==> flow/design.v <==
module cordic_stage 	(input [15:0] x,
			input [15:0] y,
			input [15:0]z,
			input mode,
			input reset,
			input clock,
			input [2:0] stage,
			output reg [15:0] x_out,
			output reg [15:0] y_out,
			output reg [15:0] z_out,
			output reg mode_out,
			output [2:0] stage_out);
		reg [15:0] atan;
		always @*
		begin
			case (stage) 
				3'b000 : atan = 16'b0_0000000_11001001;
				3'b001 : atan = 16'b0_0000000_01110110;
				3'b010 : atan = 16'b0_0000000_00111110;
				3'b011 : atan = 16'b0_0000000_00011111;
				3'b100 : atan = 16'b0_0000000_00001111;
				3'b101 : atan = 16'b0_0000000_00000111;
				3'b110 : atan = 16'b0_0000000_00000011;
				3'b111 : atan = 16'b0_0000000_00000001;
			endcase
		end
		assign stage_out = stage + 1;
		always @(posedge clock or negedge reset)
		begin
			if (~reset)
			begin
				x_out <= 0;
				y_out <= 0;
				z_out <= 0;
				mode_out <= 0;
			end
			else
			begin
				mode_out <= mode;
				if (mode == 0)
				begin
					if (z[15] == 0)
					begin
						case (x[15]^y[15])
							1'b0 : x_out <= (x[14:0] > (y[14:0] >> stage) ) ? 
									{x[15], x[14:0] - (y[14:0] >> stage)} :
									{~x[15],(y[14:0] >> stage) - x[14:0]}; 
							1'b1 : x_out <= {x[15], x[14:0] + (y[14:0] >> stage)};
						endcase
						case (x[15]^y[15])
							1'b1 : y_out <= (y[14:0] > (x[14:0] >> stage) ) ? 
									{y[15], y[14:0] - (x[14:0] >> stage)} :
									{~y[15],(x[14:0] >> stage) - y[14:0]}; 
							1'b0 : y_out <= {y[15], y[14:0] + (x[14:0] >> stage)};
						endcase
						z_out <= (z[14:0] > atan[14:0]) ? z - atan : {~z[15],atan[14:0] - z[14:0]};
					end
					else
					begin
						case (x[15]^y[15])
							1'b1 : x_out <= (x[14:0] > (y[14:0] >> stage) ) ? 
									{x[15], x[14:0] - (y[14:0] >> stage)} :
									{~x[15],(y[14:0] >> stage) - x[14:0]};
							1'b0 : x_out <= {x[15], x[14:0] + (y[14:0] >> stage)};
						endcase
						case (x[15]^y[15])
							1'b0 : y_out <= (y[14:0] > (x[14:0] >> stage) ) ? 
									{y[15], y[14:0] - (x[14:0] >> stage)} :
									{~y[15],(x[14:0] >> stage) - y[14:0]};
							1'b1 : y_out <= {y[15], y[14:0] + (x[14:0] >> stage)};
						endcase
						z_out <= (z[14:0] > atan[14:0]) ? z - atan : {~z[15],atan[14:0] - z[14:0]};
					end
				end
				else
				begin
					if (y[15] == 1)
					begin
						case (x[15]^y[15])
							1'b0 : x_out <= (x[14:0] > (y[14:0] >> stage) ) ? 
									{x[15], x[14:0] - (y[14:0] >> stage)} :
									{~x[15],(y[14:0] >> stage) - x[14:0]};
							1'b1 : x_out <= {x[15], x[14:0] + (y[14:0] >> stage)};
						endcase
						case (x[15]^y[15])
							1'b1 : y_out <= (y[14:0] > (x[14:0] >> stage) ) ? 
									{y[15], y[14:0] - (x[14:0] >> stage)} :
									{~y[15],(x[14:0] >> stage) - y[14:0]}; 
							1'b0 : y_out <= {y[15], y[14:0] + (x[14:0] >> stage)};
						endcase
						case (z[15])
							1'b0 : z_out <= (z[14:0] > atan[14:0]) ? 
									{z[15], z[14:0] - atan[14:0]} :
									{~z[15],atan[14:0] - z[14:0]};
							1'b1 : z_out <= {z[15], z[14:0] + atan[14:0]};
						endcase
					end
					else
					begin
						case (x[15]^y[15])
							1'b1 : x_out <= (x[14:0] > (y[14:0] >> stage) ) ? 
									{x[15], x[14:0] - (y[14:0] >> stage)} :
									{~x[15],(y[14:0] >> stage) - x[14:0]};
							1'b0 : x_out <= {x[15], x[14:0] + (y[14:0] >> stage)};
						endcase
						case (x[15]^y[15])
							1'b0 : y_out <= (y[14:0] > (x[14:0] >> stage) ) ? 
									{y[15], y[14:0] - (x[14:0] >> stage)} :
									{~y[15],(x[14:0] >> stage) - y[14:0]};
							1'b1 : y_out <= {y[15], y[14:0] + (x[14:0] >> stage)};
						endcase
						case (z[15])
							1'b1 : z_out <= (z[14:0] > atan[14:0]) ? 
									{z[15], z[14:0] - atan[14:0]} :
									{~z[15],atan[14:0] - z[14:0]}; 
							1'b0 : z_out <= {z[15], z[14:0] + atan[14:0]};
						endcase
					end
				end
			end
		end
endmodule
module cordic 	(input op_mode,
		input [15:0] x_coordinate,
		input [15:0] y_coordinate,
		input [15:0] rotate_amount,
		input clock,
		input reset,
		output reg [15:0] x_or_phase_out,
		output reg [15:0] y_or_size_out
		);
		reg [15:0] x_in;
		reg [15:0] y_in;
		reg [15:0] z_in;
		reg mode_in;
		wire [15:0] connections_x [7:0];
		wire [15:0] connections_y [7:0];
		wire [15:0] connections_z [7:0];
		wire connections_mode [7:0];
		wire [2:0] connections_stage [7:0];
		wire [15:0] outx;
		wire [15:0] outy;
		wire [15:0] outz;
		wire [32:0] holderx;
		wire [14:0] divx;
		wire [14:0] divy;
		wire [32:0] holdery;
		assign outx = connections_x[7];
		assign outy = connections_y[7];
		assign outz = connections_z[7];
		assign holderx = outx[14:0];
		assign divx = (holderx << 8) / 15'b00000001_10100101;
		assign holdery = outy[14:0];
		assign divy = (holdery << 8) / 15'b00000001_10100101;
		always @(posedge clock or negedge reset)
		begin
			if (~reset)
			begin
				x_in <= 0;
				y_in <= 0;
				z_in <= 0;
				x_or_phase_out <= 0;
				y_or_size_out <= 0;
			end
			else
			begin
				mode_in <= op_mode;
				if (connections_mode[7] == 0)
				begin
					x_or_phase_out <= {outx[15], divx};
					y_or_size_out <= {outy[15], divy};
				end
				else
				begin
					y_or_size_out <= {outx[15], divx};
					x_or_phase_out <= outz;
				end
				if(op_mode == 0)
				begin
					if (rotate_amount[14:0] <= (15'b0000011_00100100 >> 1))
					begin
						z_in <= rotate_amount;
						x_in <= x_coordinate;
						y_in <= y_coordinate;
					end
					else
					begin
						if (rotate_amount[15] == 1)
						begin
							x_in <= y_coordinate;
							y_in <= {~x_coordinate[15],x_coordinate[14:0]};
							z_in <= {rotate_amount[15],rotate_amount[14:0] - (15'b0000011_00100100 >> 1)};
						end
						else
						begin
							y_in <= x_coordinate;
							x_in <= {~y_coordinate[15],y_coordinate[14:0]};
							z_in <= rotate_amount - (16'b0_0000011_00100100>>1);
						end
					end
				end
				else
				begin
					if (x_coordinate[15] == 0)
					begin
						z_in <= 0;
						x_in <= x_coordinate;
						y_in <= y_coordinate;
					end
					else
					begin
						if (y_coordinate[15] == 0)
						begin
							x_in <= y_coordinate;
							y_in <= {~x_coordinate[15],x_coordinate[14:0]};
							z_in <= (16'b0_0000011_00100100 >> 1);
						end
						else
						begin
							y_in <= x_coordinate;
							x_in <= {~y_coordinate[15],y_coordinate[14:0]};
							z_in <= 16'b1_0000001_10010010;  
						end
					end
				end
			end
		end
		wire [2:0] gnd;
		assign gnd = 0;
		cordic_stage s0 (x_in, y_in, z_in, mode_in, reset, clock, gnd,
				 connections_x[0], connections_y[0], connections_z[0], connections_mode[0], connections_stage[0]);
		genvar i;
		generate
			for (i = 1; i < 8; i = i + 1) begin : stages
				cordic_stage  s0 (connections_x[i - 1],
							connections_y[i - 1],
							connections_z[i - 1],
							connections_mode[i - 1],
							reset,
							clock,
							connections_stage[i - 1],
							connections_x[i], 
							connections_y[i],
							connections_z[i],
							connections_mode[i],
							connections_stage[i]);
			end
		endgenerate
endmodule
Step by step through the tools: cordic. Tool output for the design above, in the order of the flow. Line numbers count from 1 in the design file above. A cell with -- has no value.

Top: cordic. Clock input: clock. Cell library: sky130hd. Timing corner: tt_025C_1v80.

Word-level counts. Yosys after proc, flatten, opt, wreduce and memory -nomap, before mapping. Enables and synchronous resets that opt folds into registers are not counted as muxes. Print and check cells are not counted. Equal cells are merged and count once. Memory sizes are those after Yosys's memory passes, which may raise the word count (mostly to a power of two), join words into wider ones and drop unused or constant bits.

Bits in read-only memories: 512. Register bits after elaboration: 473. The entry for cells after elaboration reads 395. The figure for bits of input ports is 51. The figure for memories kept is 8.

Memories: (no name shown) (depth 8, width 8, rd ports 1, wr ports 0, RTL line 16) `case (stage)`; (no name shown) (depth 8, width 8, rd ports 1, wr ports 0, RTL line 16); (no name shown) (depth 8, width 8, rd ports 1, wr ports 0, RTL line 16); (no name shown) (depth 8, width 8, rd ports 1, wr ports 0, RTL line 16); (no name shown) (depth 8, width 8, rd ports 1, wr ports 0, RTL line 16); (no name shown) (depth 8, width 8, rd ports 1, wr ports 0, RTL line 16).

Memories not listed: 2.

Magnitude comparators: 25. $add $sub $neg: 79. For div/mod/pow operators the number is 2. Mux-type cells: 201. The figure for bitwise operators is 42.

Operators with widths (number): 16-bit two-way mux (137); 16-bit case mux with 2-bit select (64); 23-bit by 9-bit divider with 33-bit output with constant B (2); 15-bit subtractor (18); 15-bit greater-than comparator (10); 15-bit adder (9); 16-bit subtractor (8); 1-bit NOT (34); 10-bit by 15-bit subtractor with 15-bit output (2); 11-bit by 15-bit subtractor with 15-bit output (2); 12-bit by 15-bit subtractor with 15-bit output (2); 13-bit by 15-bit subtractor with 15-bit output (2); 14-bit by 15-bit subtractor with 15-bit output (2); 15-bit by 10-bit adder with 15-bit output (2); 15-bit by 10-bit subtractor with 15-bit output (2); 15-bit by 10-bit greater-than comparator with 1-bit output (2); 15-bit by 11-bit adder with 15-bit output (2); 15-bit by 11-bit subtractor with 15-bit output (2); 15-bit by 11-bit greater-than comparator with 1-bit output (2); 15-bit by 12-bit adder with 15-bit output (2); 15-bit by 12-bit subtractor with 15-bit output (2); 15-bit by 12-bit greater-than comparator with 1-bit output (2); 15-bit by 13-bit adder with 15-bit output (2); 15-bit by 13-bit subtractor with 15-bit output (2); 15-bit by 13-bit greater-than comparator with 1-bit output (2); 15-bit by 14-bit adder with 15-bit output (2); 15-bit by 14-bit subtractor with 15-bit output (2); 15-bit by 14-bit greater-than comparator with 1-bit output (2).

Not listed: further kinds 12, cells in them 27.

Depth. Yosys ltp: most cells in a row. Word level: on the elaborated netlist, between registers, memories and ports. Mapped: between sequential cells and ports; inverters and the memories' decode and read muxes count.

The figure for depth in word-level cells is 5. Under ABC_AREA stands 1. The entry for depth in mapped cells reads 119. For depth with buffers taken out the number is 114.

Mapped cells and area. Source: synth_stat.txt of the flow (Yosys; design flattened, memories mapped). It holds for the ABC_AREA given above (unset counts as 0); a run with the other value may have another netlist.

The figure for mapped area is 0.0581933 mm². The entry for flip-flop cells reads 472. The entry for area of sequential cells reads 0.0118163 mm². For cells in the netlist the number is 8698. The entry for buffer cells reads 213.

Cells by type: sky130_fd_sc_hd__dfrtp_1 (number 471, total area 1.18E+04 µm²); sky130_fd_sc_hd__ha_1 (number 559, total area 6.99E+03 µm²); sky130_fd_sc_hd__nand2_1 (number 1827, total area 6.86E+03 µm²); sky130_fd_sc_hd__inv_1 (number 1223, total area 4.59E+03 µm²); sky130_fd_sc_hd__xor2_1 (number 378, total area 3.31E+03 µm²); sky130_fd_sc_hd__o21ai_0 (number 625, total area 3128 µm²); sky130_fd_sc_hd__a21oi_1 (number 581, total area 2.91E+03 µm²); sky130_fd_sc_hd__nor2_1 (number 753, total area 2.83E+03 µm²); sky130_fd_sc_hd__nand3_1 (number 544, total area 2.72E+03 µm²); sky130_fd_sc_hd__nand2_2 (number 212, total area 1.33E+03 µm²); sky130_fd_sc_hd__nand2_4 (number 83, total area 934.646 µm²); sky130_fd_sc_hd__fa_1 (number 45, total area 900.864 µm²); sky130_fd_sc_hd__clkbuf_1 (number 181, total area 679.402 µm²); sky130_fd_sc_hd__o31ai_1 (number 84, total area 630.605 µm²); sky130_fd_sc_hd__nand4_1 (number 100, total area 625.6 µm²); sky130_fd_sc_hd__nor3_1 (number 117, total area 585.562 µm²); sky130_fd_sc_hd__o211ai_1 (number 64, total area 480.461 µm²); sky130_fd_sc_hd__o21bai_1 (number 57, total area 427.91 µm²).

Not listed: further types 72, cells in them 794.

Timing after synthesis. Path of least setup slack by OpenSTA after synthesis, without wires, with an ideal clock, recovery checks aside; 20% of the period is set as input and as output delay. Where synthesis merged equal registers, the netlist keeps one of their names.

Path type: reg2reg. From: register stages[7].s0.x_out[7]. To: register y_or_size_out[0]. Under path delay stands 11.393 ns. Under time at the first pin stands 0.000 ns. For stages the number is 107. The entry for arrival time reads 11.277 ns. Clock period: 16.0 ns. Under path slack stands 4.607 ns. The entry for data required time reads 15.884 ns. For synthesis period reached the number is 11.393 ns.

"path delay" = arrival - input delay + setup time. "stages" counts driving pins, that of a launching flip-flop among them; a cell with two outputs on the path counts twice. "synthesis period reached" is the clock period less the worst setup slack; recovery checks do not enter. This is arithmetic on one report: input and output delays are still those of the set period (20% each). Between the ends stands the longest chain of elaborated cells between them, by number of cells; it is not shown to be the way that was timed. Of several equally long chains one is given. A line is the first line of the expression or statement that the cell stems from. Yosys adds cells for indexed reads and writes and turns some case tables into memories. At most two assigning lines are given for a register; there are more.

Cells stage by stage: sky130_fd_sc_hd__dfrtp_1 sky130_fd_sc_hd__o21ai_2 sky130_fd_sc_hd__nand2_2 sky130_fd_sc_hd__nand2_2 sky130_fd_sc_hd__nand2_2 sky130_fd_sc_hd__nand2_1 sky130_fd_sc_hd__nand2_1 sky130_fd_sc_hd__nor2_4 sky130_fd_sc_hd__nand2_4 sky130_fd_sc_hd__nand2_4 sky130_fd_sc_hd__nand2_4 sky130_fd_sc_hd__buf_12 sky130_fd_sc_hd__nand2_1 sky130_fd_sc_hd__nand3_2 sky130_fd_sc_hd__nand2_2 sky130_fd_sc_hd__nand2_2 sky130_fd_sc_hd__nand3_4 sky130_fd_sc_hd__nand2_4 [... 71 more ...] sky130_fd_sc_hd__buf_6 sky130_fd_sc_hd__ha_1 sky130_fd_sc_hd__nand3_1 sky130_fd_sc_hd__nand2_1 sky130_fd_sc_hd__nor2_1 sky130_fd_sc_hd__nand2_1 sky130_fd_sc_hd__nand2_1 sky130_fd_sc_hd__nand2_1 sky130_fd_sc_hd__nand2_1 sky130_fd_sc_hd__nand2_1 sky130_fd_sc_hd__nand2_1 sky130_fd_sc_hd__nand2_1 sky130_fd_sc_hd__nor2_1 sky130_fd_sc_hd__nand2_1 sky130_fd_sc_hd__nor2_1 sky130_fd_sc_hd__nand2_1 sky130_fd_sc_hd__nand2_1 sky130_fd_sc_hd__nand2_1. For length of the longest elaborated chain the number is 2. Under elaborated cells on any way between the ends stands 2. The figure for source lines of those cells is 2. Those cells by class: 1 x div; 1 x mux.

Ends and longest elaborated chain, after synthesis: from (decl) (RTL line 8) `output reg [15:0] x_out,`; from (assign) (RTL line 45) `1'b0 : x_out <= (x[14:0] > (y[14:0] >> stage) ) ?`; from (assign) (RTL line 48) `1'b1 : x_out <= {x[15], x[14:0] + (y[14:0] >> stage)};`; 23-bit by 9-bit divider with 33-bit output (RTL line 152) `assign divx = (holderx << 8) / 15'b00000001_10100101;`; 16-bit two-way mux (RTL line 168) `if (connections_mode[7] == 0)`; to (assign) (RTL line 171) `y_or_size_out <= {outy[15], divy};`; to (assign) (RTL line 175) `y_or_size_out <= {outx[15], divx};`; to (decl) (RTL line 130) `output reg [15:0] y_or_size_out`.

Path in the finished layout. From the final timing report of job 1: the path of least setup slack in the routed layout; clock arrival at registers is part of the times.

Path type: reg2reg. From: register stages[7].s0.x_out[12]. To: register x_or_phase_out[0]. Under path slack stands 3.03 ns. For stages the number is 107. The entry for data required time reads 16.46 ns. Clock period: 15.9 ns. Under time at the first pin stands 0.69 ns. The entry for arrival time reads 13.43 ns.

Between the ends stands the longest chain of elaborated cells between them, by number of cells; it is not shown to be the way that was timed. Of several equally long chains one is given. At most two assigning lines are given for a register; there are more.

Cells stage by stage: sky130_fd_sc_hd__dfrtp_1 sky130_fd_sc_hd__inv_2 sky130_fd_sc_hd__nand2_1 sky130_fd_sc_hd__nor2_4 sky130_fd_sc_hd__nand2_1 sky130_fd_sc_hd__nand2_2 sky130_fd_sc_hd__nand2_1 sky130_fd_sc_hd__nand2_1 sky130_fd_sc_hd__nand2_2 sky130_fd_sc_hd__nand2_4 sky130_fd_sc_hd__nand2_4 sky130_fd_sc_hd__nand2_4 sky130_fd_sc_hd__nand2_4 sky130_fd_sc_hd__buf_12 sky130_fd_sc_hd__nand2_1 sky130_fd_sc_hd__o21ai_0 sky130_fd_sc_hd__nor2_1 sky130_fd_sc_hd__nand3_4 [... 71 more ...] sky130_fd_sc_hd__nand2_4 sky130_fd_sc_hd__nand2_4 sky130_fd_sc_hd__buf_8 sky130_fd_sc_hd__ha_1 sky130_fd_sc_hd__nand3_1 sky130_fd_sc_hd__nand2_2 sky130_fd_sc_hd__nor2_2 sky130_fd_sc_hd__nor2_1 sky130_fd_sc_hd__nand2_1 sky130_fd_sc_hd__o21ai_0 sky130_fd_sc_hd__nand3_1 sky130_fd_sc_hd__nand2_1 sky130_fd_sc_hd__nor2_1 sky130_fd_sc_hd__nand2_1 sky130_fd_sc_hd__nor2_2 sky130_fd_sc_hd__nand2_1 sky130_fd_sc_hd__nand2_2 sky130_fd_sc_hd__nand2_2. For length of the longest elaborated chain the number is 2. Under elaborated cells on any way between the ends stands 2. The figure for source lines of those cells is 2. Those cells by class: 1 x div; 1 x mux.

Ends and longest elaborated chain, after layout: from (decl) (RTL line 8) `output reg [15:0] x_out,`; from (assign) (RTL line 45) `1'b0 : x_out <= (x[14:0] > (y[14:0] >> stage) ) ?`; from (assign) (RTL line 48) `1'b1 : x_out <= {x[15], x[14:0] + (y[14:0] >> stage)};`; 23-bit by 9-bit divider with 33-bit output (RTL line 152) `assign divx = (holderx << 8) / 15'b00000001_10100101;`; 16-bit two-way mux (RTL line 168) `if (connections_mode[7] == 0)`; to (assign) (RTL line 170) `x_or_phase_out <= {outx[15], divx};`; to (assign) (RTL line 176) `x_or_phase_out <= outz;`; to (decl) (RTL line 129) `output reg [15:0] x_or_phase_out,`.

Measured data: module cordic, platform sky130hd, 6 stored runs of the flow under differing settings, order arbitrary. Input and output delays are each 20% of the period that was set; the output load is 0.01 pF. By "achieved period" is meant the clock period of the run minus its worst setup slack. This is arithmetic on one report: input and output delays are still those of the set period (20% each). "critical path time" is the time allowed to the run's worst setup path (the clock period less input and output delay, where it has them) less its slack. Clock arrival times count: a late capture clock shortens it, a late launch clock lengthens it.

Job 1 has these settings: ABC_AREA 1; CAP_MARGIN 15; CELL_PAD_IN_SITES_DETAIL_PLACEMENT 0; CELL_PAD_IN_SITES_GLOBAL_PLACEMENT 3; CORE_ASPECT_RATIO 0.7; CORE_MARGIN 7; CORE_UTILIZATION 16; CTS_CLUSTER_DIAMETER 125; CTS_CLUSTER_SIZE 73; GPL_ROUTABILITY_DRIVEN 0; GPL_TIMING_DRIVEN 0; MIN_ROUTING_LAYER met1; PLACE_DENSITY_LB_ADDON 0.06; SETUP_SLACK_MARGIN 2.08; SLEW_MARGIN 15; TNS_END_PERCENT 60; period_ns 15.9. The utilization of the finished layout is 19.0%. For the standard-cell area after layout the run shows 0.0689524 mm². The measured die area is 0.381059 mm². The worst hold slack in the final report stands at 0.454 ns. The critical path time reads 12.87 ns. Worst setup path kind: reg2reg. For the setup slack of the critical path the run shows 3.034 ns. The achieved period reads 12.866 ns. The measured total negative slack on setup checks is 0.000 ns. The area of the synthesized netlist comes to 0.0581933 mm².

Job 2 has these settings: ABC_AREA 1; CAP_MARGIN 15; CELL_PAD_IN_SITES_GLOBAL_PLACEMENT 3; CORE_ASPECT_RATIO 0.7; CORE_MARGIN 5; CORE_UTILIZATION 16; CTS_CLUSTER_DIAMETER 196; CTS_CLUSTER_SIZE 73; GPL_ROUTABILITY_DRIVEN 0; MIN_ROUTING_LAYER met1; PLACE_DENSITY_LB_ADDON 0.16; SETUP_SLACK_MARGIN 2.08; SLEW_MARGIN 15; TNS_END_PERCENT 85; period_ns 15.9. The utilization of the finished layout is 18.4%. The achieved period reads 12.644 ns. For the standard-cell area after layout the run shows 0.0666439 mm². The critical path time reads 12.64 ns. Worst setup path kind: reg2reg. The measured die area is 0.376062 mm². For the setup slack of the critical path the run shows 3.256 ns. The measured total negative slack on setup checks is 0.000 ns. The area of the synthesized netlist comes to 0.0581933 mm². The worst hold slack in the final report stands at 0.470 ns.

Job 3 has these settings: ABC_AREA 1; CORE_UTILIZATION 40; period_ns 9.58; CAP_MARGIN 20; CORE_MARGIN 2; SLEW_MARGIN 20. The measured die area is 0.148549 mm². The measured total negative slack on setup checks is -5.785 ns. The critical path time reads 10.93 ns. Worst setup path kind: reg2reg. The achieved period reads 10.933 ns. The utilization of the finished layout is 50.0%. The worst hold slack in the final report stands at 0.434 ns. The area of the synthesized netlist comes to 0.0581933 mm². For the standard-cell area after layout the run shows 0.0719953 mm². For the setup slack of the critical path the run shows -1.353 ns.

Job 4 has these settings: ABC_AREA 0; CELL_PAD_IN_SITES_DETAIL_PLACEMENT 2; CORE_ASPECT_RATIO 0.86; CORE_UTILIZATION 68; CTS_CLUSTER_SIZE 22; GPL_TIMING_DRIVEN 0; HOLD_SLACK_MARGIN 0.22; SLEW_MARGIN 0; period_ns 16.0; CAP_MARGIN 20; CORE_MARGIN 2. Outcome: not finished: placement ended with error DPL-0033.

Job 5 has these settings: ABC_AREA 1; CAP_MARGIN 15; CELL_PAD_IN_SITES_DETAIL_PLACEMENT 2; CELL_PAD_IN_SITES_GLOBAL_PLACEMENT 3; CORE_ASPECT_RATIO 0.7; CORE_MARGIN 7; CORE_UTILIZATION 16; CTS_CLUSTER_DIAMETER 218; CTS_CLUSTER_SIZE 73; GPL_ROUTABILITY_DRIVEN 0; GPL_TIMING_DRIVEN 0; MIN_ROUTING_LAYER met1; PLACE_DENSITY_LB_ADDON 0.06; SETUP_SLACK_MARGIN 2.08; SLEW_MARGIN 15; TNS_END_PERCENT 35; period_ns 15.9. The worst hold slack in the final report stands at 0.464 ns. For the setup slack of the critical path the run shows 3.032 ns. The utilization of the finished layout is 19.0%. The critical path time reads 12.87 ns. Worst setup path kind: reg2reg. The measured total negative slack on setup checks is 0.000 ns. The achieved period reads 12.868 ns. The area of the synthesized netlist comes to 0.0581933 mm². The measured die area is 0.381059 mm². For the standard-cell area after layout the run shows 0.0689899 mm².

Job 6 has these settings: ABC_AREA 1; CAP_MARGIN 0; CELL_PAD_IN_SITES_DETAIL_PLACEMENT 2; CELL_PAD_IN_SITES_GLOBAL_PLACEMENT 2; CORE_UTILIZATION 39; CTS_CLUSTER_DIAMETER 259; GPL_ROUTABILITY_DRIVEN 1; PLACE_DENSITY_LB_ADDON 0.19; SETUP_SLACK_MARGIN 1.24; SLEW_MARGIN 30; period_ns 8.34; CORE_MARGIN 2. Outcome: not finished: clock tree synthesis ended with error DPL-0033.
